==> flow/design.v <==
module flope #(
    parameter int Width = 1
)(
    input logic clk,
    input logic en,
    input logic[Width-1:0] d,
    output logic[Width-1:0] q
);
    always_ff @(posedge clk) begin
        if (en)
            q <= d; 
    end
endmodule
module floper #(
    parameter int Width = 1,
    parameter logic[Width-1:0] ResetValue = 0
)(
    input logic clk,
    input logic reset,
    input logic en,
    input logic[Width-1:0] d,
    output logic[Width-1:0] q
);
    always_ff @(posedge clk or posedge reset) begin
        if (reset)
            q <= ResetValue;
        else if (en)
            q <= d; 
    end
endmodule
module flopr #(
    parameter int Width = 1,
    parameter logic[Width-1:0] ResetValue = 0
)(
    input logic clk,
    input logic reset,
    input logic[Width-1:0] d,
    output logic[Width-1:0] q
);
    always_ff @(posedge clk or posedge reset) begin
        if (reset)
            q <= ResetValue;
        else
            q <= d; 
    end
endmodule
module mux2 #(
    parameter int Width = 1
)(
    input logic[Width-1:0] a0,
    input logic[Width-1:0] a1,
    input logic sel,
    output logic[Width-1:0] y
);
    assign y = sel ? a1 : a0;
endmodule
module mux4 #(
    parameter int Width = 1
)(
    input logic[Width-1:0] a0,
    input logic[Width-1:0] a1,
    input logic[Width-1:0] a2,
    input logic[Width-1:0] a3,
    input logic[1:0] sel,
    output logic[Width-1:0] y
);
    always_comb
        case (sel)
            2'h0: y = a0;
            2'h1: y = a1;
            2'h2: y = a2;
            2'h3: y = a3;
        endcase
endmodule
module controller(
    input logic[6:0] opcode,
    input logic[2:0] funct3,
    input logic funct75,
    output logic[1:0] rs_valid,
    output logic rd_valid,
    output logic[2:0] imm_sel,
    output logic[1:0] src_sel,
    output logic[3:0] alsu_func,
    output logic[1:0] exec_sel,
    output logic jump_d,
    output logic[2:0] flow_ctrl,
    output logic mem_write,
    output logic mem_read,
    output logic[2:0] mem_size,
    output logic system
);
    logic is_shift;
    logic[17:0] controls;
    assign is_shift = funct3[1:0] == 2'b01;
    assign mem_write = (opcode == 7'b01_000_11);
    assign mem_read = (opcode == 7'b00_000_11);
    assign mem_size = funct3;
    assign {rs_valid, rd_valid, imm_sel, src_sel, alsu_func, exec_sel, jump_d, flow_ctrl} = controls;
    always_comb begin
        system = 0;
        case (opcode)
            7'b00_100_11:
                if (is_shift) controls = {3'b01_1,  3'b000, 2'b10, {funct75, funct3},  2'b00, 4'b0000  };
                else          controls = {3'b01_1,  3'b000, 2'b10, {1'b0, funct3},   2'b00, 4'b0000  };
            7'b01_100_11:       controls = {3'b11_1, 3'b000, 2'b00, {funct75, funct3},  2'b00, 4'b0000  };
            7'b01_101_11:      controls = {3'b00_1,   3'b010, 2'b00,  4'b0000,    2'b01,  4'b0000  };
            7'b00_101_11:    controls = {3'b00_1,   3'b010, 2'b11, 4'b0000,  2'b00, 4'b0000  };
            7'b00_000_11:     controls = {3'b01_1,  3'b000, 2'b10, 4'b0000,  2'b00, 4'b0000  };
            7'b01_000_11:    controls = {3'b11_0,  3'b001, 2'b10, 4'b0000,  2'b00, 4'b0000  };
            7'b11_011_11:      controls = {3'b00_1,   3'b100, 2'b00,  4'b0000,    2'b10,  4'b1000 };
            7'b11_001_11:     controls = {3'b01_1,  3'b000, 2'b10, 4'b0000,  2'b10,  4'b0100 };
            7'b11_000_11:
                case (funct3)
                    3'b000:     controls = {3'b11_0,  3'b101, 2'b00, 4'b1000,  2'b00,    4'b0010 };
                    3'b001:     controls = {3'b11_0,  3'b101, 2'b00, 4'b1000,  2'b00,    4'b0011};
                    3'b100:     controls = {3'b11_0,  3'b101, 2'b00, 4'b0010,  2'b00,    4'b0011};
                    3'b101:     controls = {3'b11_0,  3'b101, 2'b00, 4'b0010,  2'b00,    4'b0010 };
                    3'b110:    controls = {3'b11_0,  3'b101, 2'b00, 4'b0011, 2'b00,    4'b0011};
                    3'b111:    controls = {3'b11_0,  3'b101, 2'b00, 4'b0011, 2'b00,    4'b0010 };
                    default:  controls = {3'b00_0,   3'b000, 2'b00,  4'b0000,    2'b00,    4'b0000  };
                endcase
            7'b00_011_11:     controls = {3'b00_0,   3'b000, 2'b00,  4'b0000,    2'b00,    4'b0000  };
            7'b11_100_11: begin
                system = 1;   controls = {3'b00_0,   3'b000, 2'b00,  4'b0000,    2'b00,    4'b0000  };
            end
            default: begin
                system = 1;   controls = {3'b00_0,   3'b000, 2'b00,  4'b0000,    2'b00,    4'b0000  };
            end
        endcase
    end
endmodule
module decode_stage(
    input logic clk,
    input logic halted,
    input logic[31:0] instr_d,
    input logic[31:0] pc_d,
    output logic[2:0] mem_size_d,
    output logic mem_write_d,
    output logic mem_read_d,
    output logic rd_valid_d,
    output logic[1:0] exec_sel_d,
    output logic[2:0] flow_ctrl_d,
    output logic[3:0] alsu_func_d,
    output logic[1:0] src_sel_d,
    output logic[3:0] fwd_sel_d,
    output logic[4:0] rd_d,
    output logic[31:0] reg_a_d,
    output logic[31:0] reg_b_d,
    output logic[31:0] imm_d,
    output logic[31:0] pc_imm_d,
    output logic jump_d,
    input logic[4:0] rd_w,
    input logic rd_valid_w,
    input logic[31:0] reg_d_w,
    input logic[4:0] rd_e,
    input logic rd_valid_e,
    input logic[4:0] rd_m,
    input logic rd_valid_m,
    input logic mem_read_e,
    output logic stall,
    input logic flush,
    output logic system
);
    logic[4:0] rs1;
    logic[4:0] rs2;
    logic[2:0] imm_sel;
    logic[1:0] rs_valid;
    logic mem_write_pre;
    logic mem_read_pre;
    logic rd_valid_pre;
    logic[2:0] flow_ctrl_pre;
    decomposer decomposer(instr_d, rd_d, rs1, rs2);
    reg_file reg_file(
        .clk(clk),
        .a1(rs1),
        .rd1(reg_a_d),
        .a2(rs2),
        .rd2(reg_b_d),
        .a3(rd_w),
        .wd3(reg_d_w),
        .we3(~halted & rd_valid_w)
    );
    imm_dec imm_dec(instr_d, imm_sel, imm_d);
    pc_imm_adder pc_imm_adder(pc_d, imm_d, pc_imm_d);
    logic system_pre;
    controller controller(
        .opcode(instr_d[6:0]),
        .funct3(instr_d[14:12]),
        .funct75(instr_d[30]),
        .rs_valid(rs_valid),
        .rd_valid(rd_valid_pre),
        .imm_sel(imm_sel),
        .src_sel(src_sel_d),
        .alsu_func(alsu_func_d),
        .exec_sel(exec_sel_d),
        .jump_d(jump_d),
        .flow_ctrl(flow_ctrl_pre),
        .mem_write(mem_write_pre),
        .mem_read(mem_read_pre),
        .mem_size(mem_size_d),
        .system(system_pre)
    );
    hazard_unit hazard_unit(
        .rs1(rs1),
        .rs2(rs2),
        .rs_valid(rs_valid),
        .rd_e(rd_e),
        .rd_valid_e(rd_valid_e),
        .rd_m(rd_m),
        .rd_valid_m(rd_valid_m),
        .mem_read_e(mem_read_e),
        .fwd_sel(fwd_sel_d),
        .stall(stall)
    );
    assign system = system_pre & ~flush;
    mux2 #(6) nop_mask(
        {mem_read_pre, mem_write_pre, rd_valid_pre, flow_ctrl_pre},
        6'd0,
        stall | flush,
        {mem_read_d, mem_write_d, rd_valid_d, flow_ctrl_d}
    );
endmodule
module decomposer(
    input logic[31:0] instr,
    output logic[4:0] rd,
    output logic[4:0] rs1,
    output logic[4:0] rs2
);
    assign rd = instr[11:7];
    assign rs1 = instr[19:15];
    assign rs2 = instr[24:20];
endmodule
module hazard_unit(
    input logic[4:0] rs1,
    input logic[4:0] rs2,
    input logic[1:0] rs_valid,
    input logic[4:0] rd_e,
    input logic rd_valid_e,
    input logic[4:0] rd_m,
    input logic rd_valid_m,
    input logic mem_read_e,
    output logic[3:0] fwd_sel,
    output logic stall
);
    always_comb begin
        fwd_sel = 4'b0000;
        stall = 1'b0;
        if (rd_valid_e & rd_e != 5'd0) begin
            fwd_sel[0] = rs_valid[0] & (rs1 == rd_e);
            fwd_sel[1] = rs_valid[1] & (rs2 == rd_e);
            stall = mem_read_e & (fwd_sel[0] | fwd_sel[1]);
        end
        if (rd_valid_m & rd_m != 5'd0) begin
            fwd_sel[2] = rs_valid[0] & (rs1 == rd_m);
            fwd_sel[3] = rs_valid[1] & (rs2 == rd_m);
        end
    end
endmodule
module imm_dec(
    input logic[31:0] instr,
    input logic[2:0] imm_sel,
    output logic[31:0] imm
);
    logic sign;
    assign sign = instr[31];
    always_comb
        case (imm_sel)
            3'b000: imm = { {20{sign}}, instr[31:20] };                                  
            3'b001: imm = { {20{sign}}, instr[31:25], instr[11:7] };                     
            3'b010: imm = { instr[31:12], 12'h0 };                                       
            3'b100: imm = { {12{sign}}, instr[19:12], instr[20], instr[30:21], 1'b0 };   
            3'b101: imm = { {20{sign}}, instr[7], instr[30:25], instr[11:8], 1'b0 };     
            default: imm = 32'h0;
        endcase
endmodule
module pc_imm_adder(
    input logic[31:0] pc,
    input logic[31:0] imm,
    output logic[31:0] pc_imm
);
    assign pc_imm = pc + imm;
endmodule
module reg_file(
    input logic clk,
    input logic[4:0] a1,
    output logic[31:0] rd1,
    input logic[4:0] a2,
    output logic[31:0] rd2,
    input logic[4:0] a3,
    input logic[31:0] wd3,
    input logic we3
);
    logic[31:0] regs[32];
    always_ff @(posedge clk) begin
        if (we3 && a3 != 5'h0)
            regs[a3] <= wd3;
    end
    assign rd1 = (a1 == 5'h0) ? 32'h0 : ((we3 && a1 == a3) ? wd3 : regs[a1]);
    assign rd2 = (a2 == 5'h0) ? 32'h0 : ((we3 && a2 == a3) ? wd3 : regs[a2]);
endmodule
module alsu(
    input logic[31:0] a,
    input logic[31:0] b,
    input logic[3:0] f,
    output logic[31:0] s,
    output logic zero
);
    logic sub_en;
    logic[31:0] bb, sum, xor_res, or_res, and_res, shift_res;
    logic an, bn, sn, slt;
    assign sub_en = f[3] | f[1];
    assign bb = {32{sub_en}} ^ b;
    assign sum = a + bb + sub_en;
    assign xor_res = a ^ b;
    assign or_res = a | b;
    assign and_res = a & b;
    assign an = a[31];
    assign bn = b[31];
    assign sn = sum[31];
    always_comb
        case ({an, bn})
            2'b00: slt = sn;
            2'b01: slt = f[0];
            2'b10: slt = ~f[0];
            2'b11: slt = sn;
        endcase
    shifter shifter(a, b[4:0], f[3:2], shift_res);    
    always_comb
        case (f[2:0])
            3'b000: s = sum;
            3'b001: s = shift_res;
            3'b010: s = {31'h0, slt};
            3'b011: s = {31'h0, slt};
            3'b100: s = xor_res;
            3'b101: s = shift_res;
            3'b110: s = or_res;
            3'b111: s = and_res;
        endcase
    assign zero = ~|s;
endmodule
module execute_stage(
    input logic[1:0] exec_sel_e,
    input logic[2:0] flow_ctrl_e,
    input logic[3:0] alsu_func_e,
    input logic[1:0] src_sel_e,
    input logic[3:0] fwd_sel_e,
    input logic[31:0] reg_a_e,
    input logic[31:0] reg_b_e,
    input logic[31:0] imm_e,
    input logic[31:0] pc_e,
    input logic[31:0] pc4_e,
    output logic[31:0] exec_res_e,
    output logic[31:0] fwd_b_e,
    output logic[1:0] pc_sel_e,
    output logic[31:0] alsu_res_e,
    input logic[31:0] exec_res_m,
    input logic[31:0] reg_d_w,
    output logic flush
);
    logic[31:0] fwd_a;
    logic[31:0] fwd_b;
    logic[31:0] src_a;
    logic[31:0] src_b;
    logic zero;
    fwd_mux fwd_mux(reg_a_e, reg_b_e, exec_res_m, reg_d_w, fwd_sel_e, fwd_a, fwd_b);
    src_mux src_mux(fwd_a, fwd_b, pc_e, imm_e, src_sel_e, src_a, src_b);
    assign fwd_b_e = fwd_b;
    alsu alsu(src_a, src_b, alsu_func_e, alsu_res_e, zero);
    flow_control flow_control(zero, flow_ctrl_e, pc_sel_e, flush);
    mux4 #(32) exec_mux(alsu_res_e, imm_e, pc4_e, pc4_e, exec_sel_e, exec_res_e);
endmodule
module flow_control(
    input logic zero,
    input logic[2:0] flow_ctrl,
    output logic[1:0] pc_sel_e,
    output logic flush
);
    logic branch_cond, branch_taken;
    assign branch_cond = zero ^ flow_ctrl[0];
    assign branch_taken = branch_cond & flow_ctrl[1];
    assign pc_sel_e = {flow_ctrl[2], branch_taken};
    assign flush = branch_taken | flow_ctrl[2];
endmodule
module fwd_mux(
    input logic[31:0] reg_a,
    input logic[31:0] reg_b,
    input logic[31:0] exec_res_m,
    input logic[31:0] reg_d_w,
    input logic[3:0] fwd_sel,
    output logic[31:0] fwd_a,
    output logic[31:0] fwd_b
);
    assign fwd_a = fwd_sel[0] ? exec_res_m : (fwd_sel[2] ? reg_d_w : reg_a);
    assign fwd_b = fwd_sel[1] ? exec_res_m : (fwd_sel[3] ? reg_d_w : reg_b);
endmodule
module shifter (
    input logic[31:0] a,
    input logic[4:0] shamt,
    input logic[1:0] f,
    output logic[31:0] y
);
    logic[63:0] bc;
    logic[4:0] k;
    logic[47:0] d4;
    logic[39:0] d3;
    logic[35:0] d2;
    logic[33:0] d1;
    logic[32:0] d0;
    always_comb
        case (f)
            2'b00: bc = {a, 32'h0};
            2'b01: bc = {32'h0, a};
            2'b10: bc = {a, 32'h0};
            2'b11: bc = {{32{a[31]}}, a};
        endcase
    assign k = {5{~f[0]}} ^ shamt;
    assign d4 = k[4] ? bc[63:16] : bc[47:0];
    assign d3 = k[3] ? d4[47:8] : d4[39:0];
    assign d2 = k[2] ? d3[39:4] : d3[35:0];
    assign d1 = k[1] ? d2[35:2] : d2[33:0];
    assign d0 = k[0] ? d1[33:1] : d1[32:0];
    assign y = f[0] ? d0[31:0] : d0[32:1];
endmodule
module src_mux(
    input logic[31:0] fwd_a,
    input logic[31:0] fwd_b,
    input logic[31:0] pc,
    input logic[31:0] imm,
    input logic[1:0] src_sel,
    output logic[31:0] src_a,
    output logic[31:0] src_b
);
    assign src_a = src_sel[0] ? pc : fwd_a;
    assign src_b = src_sel[1] ? imm : fwd_b;
endmodule
module fetch_stage #(
    parameter logic[31:0] BootVector = 32'h0000_0000
)(
    input logic clk,
    input logic reset,
    input logic halted,
    output logic[31:0] i_addr,
    input logic[31:0] i_data,
    output logic[31:0] instr_f,
    output logic[31:0] pc_f,
    output logic[31:0] pc4_f,
    input logic[31:0] pc_imm_d,
    input logic[31:0] pc_imm_e,
    input logic[31:0] alsu_res_e,
    input logic jump_d,
    input logic[1:0] pc_sel_e,
    input logic stall,
    input logic flush,
    output logic misaligned_pc
);
    logic[31:0] pc1;
    logic[31:0] pc2;
    logic[31:0] pc3;
    floper #(32, BootVector) pc_reg(clk, reset, ~halted & ~stall, pc1, pc_f);
    pc4_adder pc4_adder(pc_f, pc4_f);
    mux2 #(32) pc_mux_d(pc4_f, pc_imm_d, jump_d, pc3);
    mux4 #(32) pc_mux_e(pc3, pc_imm_e, alsu_res_e, alsu_res_e, pc_sel_e, pc2);
    pc_mask pc_mask(pc2, pc1, misaligned_pc);
    assign i_addr = pc_f;
    mux2 #(32) instr_mux(i_data, 32'b000000000000_00000_000_00000_0010011, flush | jump_d, instr_f);
endmodule
module pc4_adder(
    input logic[31:0] pc,
    output logic[31:0] pc4
);
    assign pc4 = pc + 4;
endmodule
module pc_mask(
    input logic[31:0] pc2,
    output logic[31:0] pc1,
    output logic misaligned_pc
);
    assign pc1 = {pc2[31:2], 2'b0};
    assign misaligned_pc = pc2[1];
endmodule
module halt_ctrl(
    input logic clk,
    input logic reset,
    input logic system,
    input logic misaligned_pc,
    input logic misaligned_addr,
    input logic unhalt,
    output logic halted
);
    logic halt_set;
    always_ff @(posedge clk or posedge reset) begin
        if (reset)
            halted <= 0;
        else begin
            if (unhalt)
                halted <= 0;
            else if (halt_set)
                halted <= 1;
        end
    end
    assign halt_set = system | misaligned_pc | misaligned_addr;
endmodule
module addr_dec(
    input logic[31:0] addr,
    output logic[1:0] byte_offset,
    output logic[31:0] word_addr
);
    assign byte_offset = addr[1:0];
    assign word_addr = {addr[31:2], 2'b00};
endmodule
module dmem_ctrl(
    input logic[31:0] a,
    input logic[31:0] wd,
    output logic[31:0] rd,
    input logic mem_write,
    input logic[2:0] mem_size,
    output logic[31:0] d_addr,
    output logic[31:0] d_wdata,
    output logic[3:0] d_wstrb,
    input logic[31:0] d_rdata,
    output logic misaligned_addr
);
    logic[1:0] byte_offset;
    logic[3:0] lanes;
    addr_dec addr_dec(a, byte_offset, d_addr);
    lane_dec lane_dec(byte_offset, mem_size, lanes);
    write_shifter write_shifter(wd, lanes, d_wdata);
    read_shifter read_shifter(d_rdata, lanes, mem_size[2], rd);
    assign d_wstrb = lanes & {4{mem_write}};
    assign misaligned_addr = (lanes == 4'h0);
endmodule
module lane_dec(
    input logic[1:0] byte_offset,
    input logic[2:0] mem_size,
    output logic[3:0] lanes
);
    always_comb begin
        case (mem_size[1:0])
            2'b00:
                case (byte_offset)
                    2'h0: lanes = 4'b0001;
                    2'h1: lanes = 4'b0010;
                    2'h2: lanes = 4'b0100;
                    2'h3: lanes = 4'b1000;
                endcase
            2'b01:
                case (byte_offset)
                    2'h0: lanes = 4'b0011;
                    2'h2: lanes = 4'b1100;
                    default: lanes = 4'b0000;
                endcase
            2'b10:
                lanes = (byte_offset == 2'h0) ? 4'b1111 : 4'b0000;
            default: lanes = 4'b0000;
        endcase
    end
endmodule
module memory_stage(
    input logic halted,
    output logic[31:0] d_addr,
    output logic[31:0] d_wdata,
    output logic[3:0] d_wstrb,
    input logic[31:0] d_rdata,
    input logic[2:0] mem_size_m,
    input logic mem_write_m,
    input logic mem_read_m,
    input logic[31:0] exec_res_m,
    input logic[31:0] fwd_b_m,
    output logic[31:0] reg_d_m,
    output logic misaligned_addr
);
    logic[31:0] mem_res;
    logic mem_op_m;
    logic misaligned_addr_pre;
    dmem_ctrl dmem_ctrl(
        .a(exec_res_m),
        .wd(fwd_b_m),
        .rd(mem_res),
        .mem_write(~halted & mem_write_m),
        .mem_size(mem_size_m),
        .d_addr(d_addr),
        .d_wdata(d_wdata),
        .d_wstrb(d_wstrb),
        .d_rdata(d_rdata),
        .misaligned_addr(misaligned_addr_pre)
    );
    mux2 #(32) mem_mux(exec_res_m, mem_res, mem_read_m, reg_d_m);
    assign mem_op_m = mem_read_m | mem_write_m;
    assign misaligned_addr = misaligned_addr_pre & mem_op_m;
endmodule
module read_shifter(
    input logic[31:0] rdata,
    input logic[3:0] lanes,
    input logic zeroext,
    output logic[31:0] rd
);
    always_comb
        case (lanes)
            4'b0001: rd = zeroext ? {24'h0, rdata[7:0]}   : {{24{rdata[7]}},  rdata[7:0]};
            4'b0010: rd = zeroext ? {24'h0, rdata[15:8]}  : {{24{rdata[15]}}, rdata[15:8]};
            4'b0100: rd = zeroext ? {24'h0, rdata[23:16]} : {{24{rdata[23]}}, rdata[23:16]};
            4'b1000: rd = zeroext ? {24'h0, rdata[31:24]} : {{24{rdata[31]}}, rdata[31:24]};
            4'b0011: rd = zeroext ? {16'h0, rdata[15:0]}  : {{16{rdata[15]}}, rdata[15:0]};
            4'b1100: rd = zeroext ? {16'h0, rdata[31:16]} : {{16{rdata[31]}}, rdata[31:16]};
            4'b1111: rd = rdata;
            default: rd = 32'h0;
        endcase
endmodule
module write_shifter(
    input logic[31:0] wd,
    input logic[3:0] lanes,
    output logic[31:0] wdata
);
    always_comb
        casez (lanes)
            4'b??10: wdata = { wd[31:16], wd[7:0], wd[7:0] };
            4'b?100: wdata = { wd[15:0], wd[15:0] };
            4'b1000: wdata = { wd[7:0], wd[23:0] };
            default: wdata = wd;
        endcase
endmodule
module de_reg(
    input logic clk,
    input logic reset,
    input logic halted,
    input logic[2:0] mem_size_d,
    input logic mem_write_d,
    input logic mem_read_d,
    input logic rd_valid_d,
    input logic[1:0] exec_sel_d,
    input logic[2:0] flow_ctrl_d,
    input logic[3:0] alsu_func_d,
    input logic[1:0] src_sel_d,
    input logic[3:0] fwd_sel_d,
    input logic[4:0] rd_d,
    input logic[31:0] reg_a_d,
    input logic[31:0] reg_b_d,
    input logic[31:0] imm_d,
    input logic[31:0] pc_imm_d,
    input logic[31:0] pc_d,
    input logic[31:0] pc4_d,
    output logic[2:0] mem_size_e,
    output logic mem_write_e,
    output logic mem_read_e,
    output logic rd_valid_e,
    output logic[1:0] exec_sel_e,
    output logic[2:0] flow_ctrl_e,
    output logic[3:0] alsu_func_e,
    output logic[1:0] src_sel_e,
    output logic[3:0] fwd_sel_e,
    output logic[4:0] rd_e,
    output logic[31:0] reg_a_e,
    output logic[31:0] reg_b_e,
    output logic[31:0] imm_e,
    output logic[31:0] pc_imm_e,
    output logic[31:0] pc_e,
    output logic[31:0] pc4_e
);
    floper #(6) floper(
        clk, reset, ~halted,
        {mem_read_d, mem_write_d, rd_valid_d, flow_ctrl_d},
        {mem_read_e, mem_write_e, rd_valid_e, flow_ctrl_e}
    );
    flope #(212) flope(
        clk, ~halted,
        {mem_size_d, exec_sel_d, alsu_func_d, src_sel_d, fwd_sel_d, rd_d, reg_a_d, reg_b_d, imm_d, pc_imm_d, pc_d, pc4_d},
        {mem_size_e, exec_sel_e, alsu_func_e, src_sel_e, fwd_sel_e, rd_e, reg_a_e, reg_b_e, imm_e, pc_imm_e, pc_e, pc4_e}
    );
endmodule
module em_reg(
    input logic clk,
    input logic reset,
    input logic halted,
    input logic[2:0] mem_size_e,
    input logic mem_write_e,
    input logic mem_read_e,
    input logic rd_valid_e,
    input logic[4:0] rd_e,
    input logic[31:0] exec_res_e,
    input logic[31:0] fwd_b_e,
    output logic[2:0] mem_size_m,
    output logic mem_write_m,
    output logic mem_read_m,
    output logic rd_valid_m,
    output logic[4:0] rd_m,
    output logic[31:0] exec_res_m,
    output logic[31:0] fwd_b_m
);
    floper #(3) floper(
        clk, reset, ~halted,
        {mem_read_e, mem_write_e, rd_valid_e},
        {mem_read_m, mem_write_m, rd_valid_m}
    );
    flope #(72) flope(
        clk, ~halted,
        {mem_size_e, rd_e, exec_res_e, fwd_b_e},
        {mem_size_m, rd_m, exec_res_m, fwd_b_m}
    );
endmodule
module fd_reg(
    input logic clk,
    input logic reset,
    input logic halted,
    input logic stall,
    input logic[31:0] instr_f,
    input logic[31:0] pc_f,
    input logic[31:0] pc4_f,
    output logic[31:0] instr_d,
    output logic[31:0] pc_d,
    output logic[31:0] pc4_d
);
    floper #(32,32'b000000000000_00000_000_00000_0010011) floper(
        clk, reset, ~halted & ~stall,
        instr_f,
        instr_d
    );
    flope #(64) flope(
        clk, ~halted & ~stall,
        {pc_f, pc4_f},
        {pc_d, pc4_d}
    );
endmodule
module mw_reg(
    input logic clk,
    input logic reset,
    input logic halted,
    input logic rd_valid_m,
    input logic[4:0] rd_m,
    input logic[31:0] reg_d_m,
    output logic rd_valid_w,
    output logic[4:0] rd_w,
    output logic[31:0] reg_d_w
);
    floper #(1) floper(
        clk, reset, ~halted,
        rd_valid_m,
        rd_valid_w
    );
    flope #(37) flope(
        clk, ~halted,
        {rd_m, reg_d_m},
        {rd_w, reg_d_w}
    );
endmodule
module riscv #(
    parameter logic[31:0] BootVector = 32'h0000_0000
)(
    input logic clk,
    input logic reset,
    output logic halted,
    input logic unhalt,
    output logic[31:0] i_addr,
    input logic[31:0] i_data,
    output logic[31:0] d_addr,
    output logic[31:0] d_wdata,
    output logic[3:0] d_wstrb,
    input logic[31:0] d_rdata
);
    logic[31:0] instr_f;
    logic[31:0] pc_f;
    logic[31:0] pc4_f;
    logic[31:0] instr_d;
    logic[31:0] pc_d;
    logic[31:0] pc4_d;
    logic[2:0] mem_size_d;
    logic mem_write_d;
    logic mem_read_d;
    logic rd_valid_d;
    logic[1:0] exec_sel_d;
    logic[2:0] flow_ctrl_d;
    logic[3:0] alsu_func_d;
    logic[1:0] src_sel_d;
    logic[3:0] fwd_sel_d;
    logic[4:0] rd_d;
    logic[31:0] reg_a_d;
    logic[31:0] reg_b_d;
    logic[31:0] imm_d;
    logic[31:0] pc_imm_d;
    logic jump_d;
    logic[2:0] mem_size_e;
    logic mem_write_e;
    logic mem_read_e;
    logic rd_valid_e;
    logic[1:0] exec_sel_e;
    logic[2:0] flow_ctrl_e;
    logic[3:0] alsu_func_e;
    logic[1:0] src_sel_e;
    logic[3:0] fwd_sel_e;
    logic[4:0] rd_e;
    logic[31:0] reg_a_e;
    logic[31:0] reg_b_e;
    logic[31:0] imm_e;
    logic[31:0] pc_imm_e;
    logic[31:0] pc_e;
    logic[31:0] pc4_e;
    logic[31:0] exec_res_e;
    logic[31:0] fwd_b_e;
    logic[1:0] pc_sel_e;
    logic[31:0] alsu_res_e;
    logic[2:0] mem_size_m;
    logic mem_write_m;
    logic mem_read_m;
    logic rd_valid_m;
    logic[4:0] rd_m;
    logic[31:0] exec_res_m;
    logic[31:0] fwd_b_m;
    logic[31:0] reg_d_m;
    logic rd_valid_w;
    logic[4:0] rd_w;
    logic[31:0] reg_d_w;
    logic stall;
    logic flush;
    logic system;
    logic misaligned_pc;
    logic misaligned_addr;
    fetch_stage fetch(.*);
    fd_reg fd_reg(.*);
    decode_stage decode(.*);
    de_reg de_reg(.*);
    execute_stage execute(.*);
    em_reg em_reg(.*);
    memory_stage memory(.*);
    mw_reg mw_reg(.*);
    halt_ctrl halt_ctrl(.*);
endmodule
From RTL to reports: riscv
Tool output for the design above, in the order of the flow.
Line numbers count from 1 in the design file above.
Library cell names are shortened.
A cell with n/a has no value.

inputs
  design top = riscv
  clock port = clk
  standard-cell library = sky130hd
  timing corner = tt_025C_1v80

Word level
Source: Yosys, flattened and elaborated, memories not mapped. Widths are those after wreduce. Registers that Yosys merges into a memory's read port (data or address) are not register bits. Print and check cells do not count.
Memory sizes are those after Yosys's memory passes, which may raise the word count (mostly to a power of two), join words into wider ones and drop unused or constant bits.

cells by class
  add/subtract/negate cells = 4
  multiply operators = 0
  divide/modulo/power cells = 0
  $lt $le $gt $ge = 0
  eq/ne operators = 57
  shifts and indexed selects = 0
  multiplexer cells = 44
  bitwise operators = 33
  reductions and logical operators = 28

operators with widths
  cell                                                            count
  32-bit 2-to-1 mux                                               17
  32-bit case mux with 3-bit select                               3
  32-bit case mux with 7-bit select                               1
  64-bit case mux with 3-bit select                               1
  32-bit case mux with 6-bit select                               1
  18-bit case mux with 9-bit select                               1
  32-bit case mux with 5-bit select                               1
  18-bit case mux with 6-bit select                               1
  32-bit adder                                                    2
  32-bit XOR                                                      2
  48-bit 2-to-1 mux                                               1
  40-bit 2-to-1 mux                                               1
  36-bit 2-to-1 mux                                               1
  34-bit 2-to-1 mux                                               1
  3-bit equality test with constant B                             11
  33-bit 2-to-1 mux                                               1
  32-bit by 1-bit adder with 32-bit output                        1
  32-bit by 3-bit adder with 32-bit output with constant B        1
  32-bit bitwise AND                                              1
  32-bit bitwise OR                                               1
  32-bit OR reduction                                             1
  2-bit equality test with constant B                             12
  7-bit by 6-bit equality test with 1-bit output with constant B  3
  7-bit equality test with constant B                             3
  5-bit equality test                                             4
  4-bit case mux with 4-bit select                                1
  5-bit nonzero test                                              3
  2-bit by 1-bit equality test with 1-bit output with constant B  7

Not listed: further kinds 32, cells in them 82.

bit counts
  flip-flop bits (word level) = 390
  bits in latches = 0
  memory bits (writable) = 1024
  bits in read-only memories = 0
  word width x clocked read ports = 64
  memory cells = 1
  output and inout port bits = 101
  cells after elaboration = 179

memory list
  memory                depth  width  rd ports  wr ports  line  text
  decode.reg_file.regs  32     32     2         1         293   logic[31:0] regs[32];

Longest topological paths
Yosys ltp: most cells in a row. Word level: on the elaborated netlist, between registers, memories and ports. Mapped: between sequential cells and ports; inverters and the memories' decode and read muxes count.

logic depth
  depth after elaboration = 22
  ABC_AREA = 0
  mapped depth = 29
  mapped depth without buffers = 26

Synthesis result
The flow's flattened synthesis, as Yosys stat reports it; memories are mapped. The netlist is that of the ABC_AREA named above (0 if unset); the other value can give another one.

cells by type
  cell type  count
  edfxtp_1   1399
  mux4_2     642
  dfrtp_1    70
  mux2i_1    174
  ha_1       126
  nor2_1     398
  a21oi_1    252
  clkbuf_1   249
  nand2_1    244
  o21ai_0    180
  xnor2_1    96
  mux2_2     62
  a211oi_1   89
  buf_4      84
  inv_1      125
  xor2_1     44
  nor3_1     76
  nand2b_1   57

Not listed: further types 93, cells in them 901.

synthesis totals
  standard cells after synthesis = 5268
  synthesis area = 78240.0 um^2
  area of sequential cells = 43840.8 um^2
  mapped flip-flops = 1472
  buffer cells = 457

By module: a second synthesis without flattening, with its own total; a netlist apart from the flattened one above.

unflattened totals
  cell total of the unflattened synthesis = 5646
  area (unflattened synthesis) = 83113.5 um^2

Rows give one instance, submodules left out.

modules
  module             instances  cells  area (um^2)
  reg_file           1          2520   47869.7
  flope (Width=212)  1          212    6366.1
  alsu               1          684    4616.9
  shifter            1          612    4286.6
  flope (Width=72)   1          72     2162.1
  flope (Width=64)   1          64     1921.8
  pc_imm_adder       1          232    1720.4
  mux2 (Width=32)    3          36     544.3
  mux4 (Width=32)    2          39     814.5
  fwd_mux            1          214    1426.4
  floper             1          69     1352.5
  floper             1          69     1348.8
  flope (Width=37)   1          37     1111.1
  src_mux            1          72     1088.5

Modules not listed: 26.

Path before layout
Source: OpenSTA report_checks on the synthesized netlist (no wires, ideal clock, input and output delay 20% of the period each), path of least setup slack; recovery checks are left aside. Register names are those of the netlist, which keeps one name where synthesis merged equal registers.

path after synthesis
  path kind = flip-flop to flip-flop
  start = register halt_ctrl.halted
  end = register fd_reg.floper.q[10]
  clock period = 10.0 ns
  setup time = 0.121 ns
  arrival = 11.914 ns
  required time = 9.879 ns
  path slack = -2.035 ns
  path delay = 12.035 ns
  stages on the path = 9
  path buffers = 2
  synthesis period reached = 12.035 ns

"path delay" = arrival - input delay + setup time.
"stages on the path": output pins that drive a net of the path, with the launching flip-flop's if there is one; two outputs of one cell count as two.
"synthesis period reached" is the clock period less the worst setup slack; recovery checks do not enter. This is arithmetic on one report: input and output delays are still those of the set period (20% each).
The rows between start and end are the longest chain of elaborated cells between them; the timing report does not say that the signal goes this way. Where chains are equally long, one stands for them.
A line is the first line of the expression or statement that the cell stems from. Yosys adds cells for indexed reads and writes and turns some case tables into memories.
At most two assigning lines are given for a register; there are more.

between the ends, after synthesis
  cell sequence = dfrtp_1 clkinv_1 o31ai_1 clkinv_1 nand2_1 nor3_2 buf_6 buf_6 a22o_1
  length of the longest elaborated chain = 2
  elaborated cells on any way between the ends = 2
  those cells by class = 2 x logic

RTL lines, path after synthesis
  item               line  text
  from (decl)        488   output logic halted
  from (assign)      493   halted <= 0;
  from (assign)      496   halted <= 0;
  1-bit inverter     713   clk, reset, ~halted & ~stall,
  1-bit bitwise AND  713
  to (assign)        26    q <= ResetValue;
  to (assign)        28    q <= d;
  to (decl)          22    output logic[Width-1:0] q

Timing after layout
Path of least setup slack in the final report of run 1 (OpenROAD, finished layout, wires in). Where an end is a register, its clock arrival counts in the times.

path post-layout
  path kind = flip-flop to flip-flop
  start = register de_reg.flope.q[201]
  end = register fd_reg.floper.q[28]
  clock period = 13.5 ns
  setup time = 0.07 ns
  arrival = 9.54 ns
  required time = 14.25 ns
  path slack = 4.71 ns
  stages on the path = 25
  path buffers = 4

The rows between start and end are the longest chain of elaborated cells between them; the timing report does not say that the signal goes this way. Where chains are equally long, one stands for them.

between the ends, post-layout
  cell sequence = edfxtp_1 buf_4 nand2b_4 o221ai_2 inv_1 ha_1 nand2_1 a2111oi_0 mux2_2 a21oi_1 o211ai_1 nor4b_1 o211ai_1 a311oi_1 o2111ai_1 nand3_1 nand4_1 nor4_4 mux2i_1 buf_4 nor3_4 buf_4 nor3_4 buf_4 a22o_1
  length of the longest elaborated chain = 16
  elaborated cells on any way between the ends = 27
  those cells by class = 2 x add/sub; 3 x eq/ne; 11 x mux; 7 x logic; 4 x reduce/logical

RTL lines, path post-layout
  item                               line  text
  from (decl)                        7     output logic[Width-1:0] q
  from (assign)                      11    q <= d;
  32-bit 2-to-1 mux                  433   assign src_a = src_sel[0] ? pc : fwd_a;
  64-bit case mux with 3-bit select  410   case (f)
  48-bit 2-to-1 mux                  417   assign d4 = k[4] ? bc[63:16] : bc[47:0];
  40-bit 2-to-1 mux                  418   assign d3 = k[3] ? d4[47:8] : d4[39:0];
  36-bit 2-to-1 mux                  419   assign d2 = k[2] ? d3[39:4] : d3[35:0];
  34-bit 2-to-1 mux                  420   assign d1 = k[1] ? d2[35:2] : d2[33:0];
  33-bit 2-to-1 mux                  421   assign d0 = k[0] ? d1[33:1] : d1[32:0];
  [2 not listed]                     n/a
  32-bit OR reduction                339   assign zero = ~|s;
  1-bit zero test                    339
  1-bit XOR                          379   assign branch_cond = zero ^ flow_ctrl[0];
  1-bit bitwise AND                  380   assign branch_taken = branch_cond & flow_ctrl[1];
  1-bit bitwise OR                   382   assign flush = branch_taken | flow_ctrl[2];
  1-bit bitwise OR                   465   mux2 #(32) instr_mux(i_data, 32'b000000000000_00000_000_00000_0010011, flush | jump_d, instr_f);
  32-bit 2-to-1 mux                  55    assign y = sel ? a1 : a0;
  to (assign)                        26    q <= ResetValue;
  to (assign)                        28    q <= d;
  to (decl)                          22    output logic[Width-1:0] q

Data sheet: physical implementation of riscv

Design riscv on sky130hd. What follows are 3 stored runs of the flow, each under its own settings; their order means nothing. The constraints put input and output delay at 20% of the set period each and load the outputs with 0.01 pF.

Run 1
==> flow/run.sh <==
#!/bin/bash
# the make line also repeats the synthesis and layout settings of config.mk as NAME=value (left out here)
make -C /OpenROAD-flow-scripts/flow DESIGN_CONFIG=/design/flow/config.mk WORK_HOME=/design/flow/orfs CLKGATE_MAP_FILE= finish
==> flow/config.mk <==
export PLATFORM = sky130hd
export DESIGN_NAME = riscv
export DESIGN_NICKNAME = riscv
export VERILOG_FILES = /design/flow/design.v
export SDC_FILE = /design/flow/constraint.sdc
export NUM_CORES = 4
export LEC_CHECK = 0
export ABC_AREA = 0
export CAP_MARGIN = 20
export CELL_PAD_IN_SITES_DETAIL_PLACEMENT = 2
export CORE_ASPECT_RATIO = 1.54
export CORE_MARGIN = 2
export CORE_UTILIZATION = 40
export CTS_CLUSTER_DIAMETER = 255
export GPL_TIMING_DRIVEN = 1
export HOLD_SLACK_MARGIN = -0.02
export MAX_ROUTING_LAYER = met4
export MIN_ROUTING_LAYER = met1
export PLACE_DENSITY_LB_ADDON = 0.05
export SETUP_SLACK_MARGIN = 2.31
export SLEW_MARGIN = 40
==> flow/constraint.sdc <==
create_clock -name core_clock -period 13.5 [get_ports {clk}]
set_input_delay 2.7000 -clock core_clock [delete_from_list [all_inputs] [get_ports {clk}]]
set_output_delay 2.7000 -clock core_clock [all_outputs]
set_load 0.01 [all_outputs]

==> results of run 1 <==
chip area after synthesis (Yosys): 78240.0 um^2
die area: 199238.0 um^2
standard-cell area of the final layout: 88368.5 um^2
worst setup slack after layout: 4.711 ns
total negative slack: 0.000 ns
worst hold slack: 0.420 ns

Run 2
==> flow/run.sh <==
#!/bin/bash
# the make line also repeats the synthesis and layout settings of config.mk as NAME=value (left out here)
make -C /OpenROAD-flow-scripts/flow DESIGN_CONFIG=/design/flow/config.mk WORK_HOME=/design/flow/orfs CLKGATE_MAP_FILE= finish
==> flow/config.mk <==
export PLATFORM = sky130hd
export DESIGN_NAME = riscv
export DESIGN_NICKNAME = riscv
export VERILOG_FILES = /design/flow/design.v
export SDC_FILE = /design/flow/constraint.sdc
export NUM_CORES = 4
export LEC_CHECK = 0
export CAP_MARGIN = 20
export CELL_PAD_IN_SITES_DETAIL_PLACEMENT = 2
export CORE_ASPECT_RATIO = 1.59
export CORE_MARGIN = 2
export CORE_UTILIZATION = 40
export CTS_CLUSTER_DIAMETER = 191
export HOLD_SLACK_MARGIN = -0.02
export MAX_ROUTING_LAYER = met4
export MIN_ROUTING_LAYER = met2
export SETUP_SLACK_MARGIN = 2.78
export SLEW_MARGIN = 40
==> flow/constraint.sdc <==
create_clock -name core_clock -period 10.0 [get_ports {clk}]
set_input_delay 2.0000 -clock core_clock [delete_from_list [all_inputs] [get_ports {clk}]]
set_output_delay 2.0000 -clock core_clock [all_outputs]
set_load 0.01 [all_outputs]

==> results of run 2 <==
chip area after synthesis (Yosys): 78240.0 um^2
die area: 199249.0 um^2
standard-cell area of the final layout: 89983.8 um^2
worst setup slack after layout: 2.661 ns
total negative slack: 0.000 ns
worst hold slack: 0.377 ns

Run 3
==> flow/run.sh <==
#!/bin/bash
# the make line also repeats the synthesis and layout settings of config.mk as NAME=value (left out here)
make -C /OpenROAD-flow-scripts/flow DESIGN_CONFIG=/design/flow/config.mk WORK_HOME=/design/flow/orfs CLKGATE_MAP_FILE= finish
==> flow/config.mk <==
export PLATFORM = sky130hd
export DESIGN_NAME = riscv
export DESIGN_NICKNAME = riscv
export VERILOG_FILES = /design/flow/design.v
export SDC_FILE = /design/flow/constraint.sdc
export NUM_CORES = 4
export LEC_CHECK = 0
export CAP_MARGIN = 0
export CELL_PAD_IN_SITES_DETAIL_PLACEMENT = 2
export CELL_PAD_IN_SITES_GLOBAL_PLACEMENT = 0
export CORE_MARGIN = 3
export CORE_UTILIZATION = 26
export CTS_CLUSTER_DIAMETER = 60
export CTS_CLUSTER_SIZE = 28
export GPL_ROUTABILITY_DRIVEN = 0
export GPL_TIMING_DRIVEN = 0
export HOLD_SLACK_MARGIN = 0.13
export MAX_ROUTING_LAYER = met5
export MIN_ROUTING_LAYER = met1
export PLACE_DENSITY_LB_ADDON = 0.3
export SETUP_SLACK_MARGIN = 1.34
export SLEW_MARGIN = 0
export TNS_END_PERCENT = 15
==> flow/constraint.sdc <==
create_clock -name core_clock -period 6.66 [get_ports {clk}]
set_input_delay 1.3320 -clock core_clock [delete_from_list [all_inputs] [get_ports {clk}]]
set_output_delay 1.3320 -clock core_clock [all_outputs]
set_load 0.01 [all_outputs]

==> results of run 3 <==
chip area after synthesis (Yosys): 78240.0 um^2
die area: 307542.0 um^2
standard-cell area of the final layout: 94294.2 um^2
worst setup slack after layout: -0.195 ns
total negative slack: -5.685 ns
worst hold slack: 0.422 ns
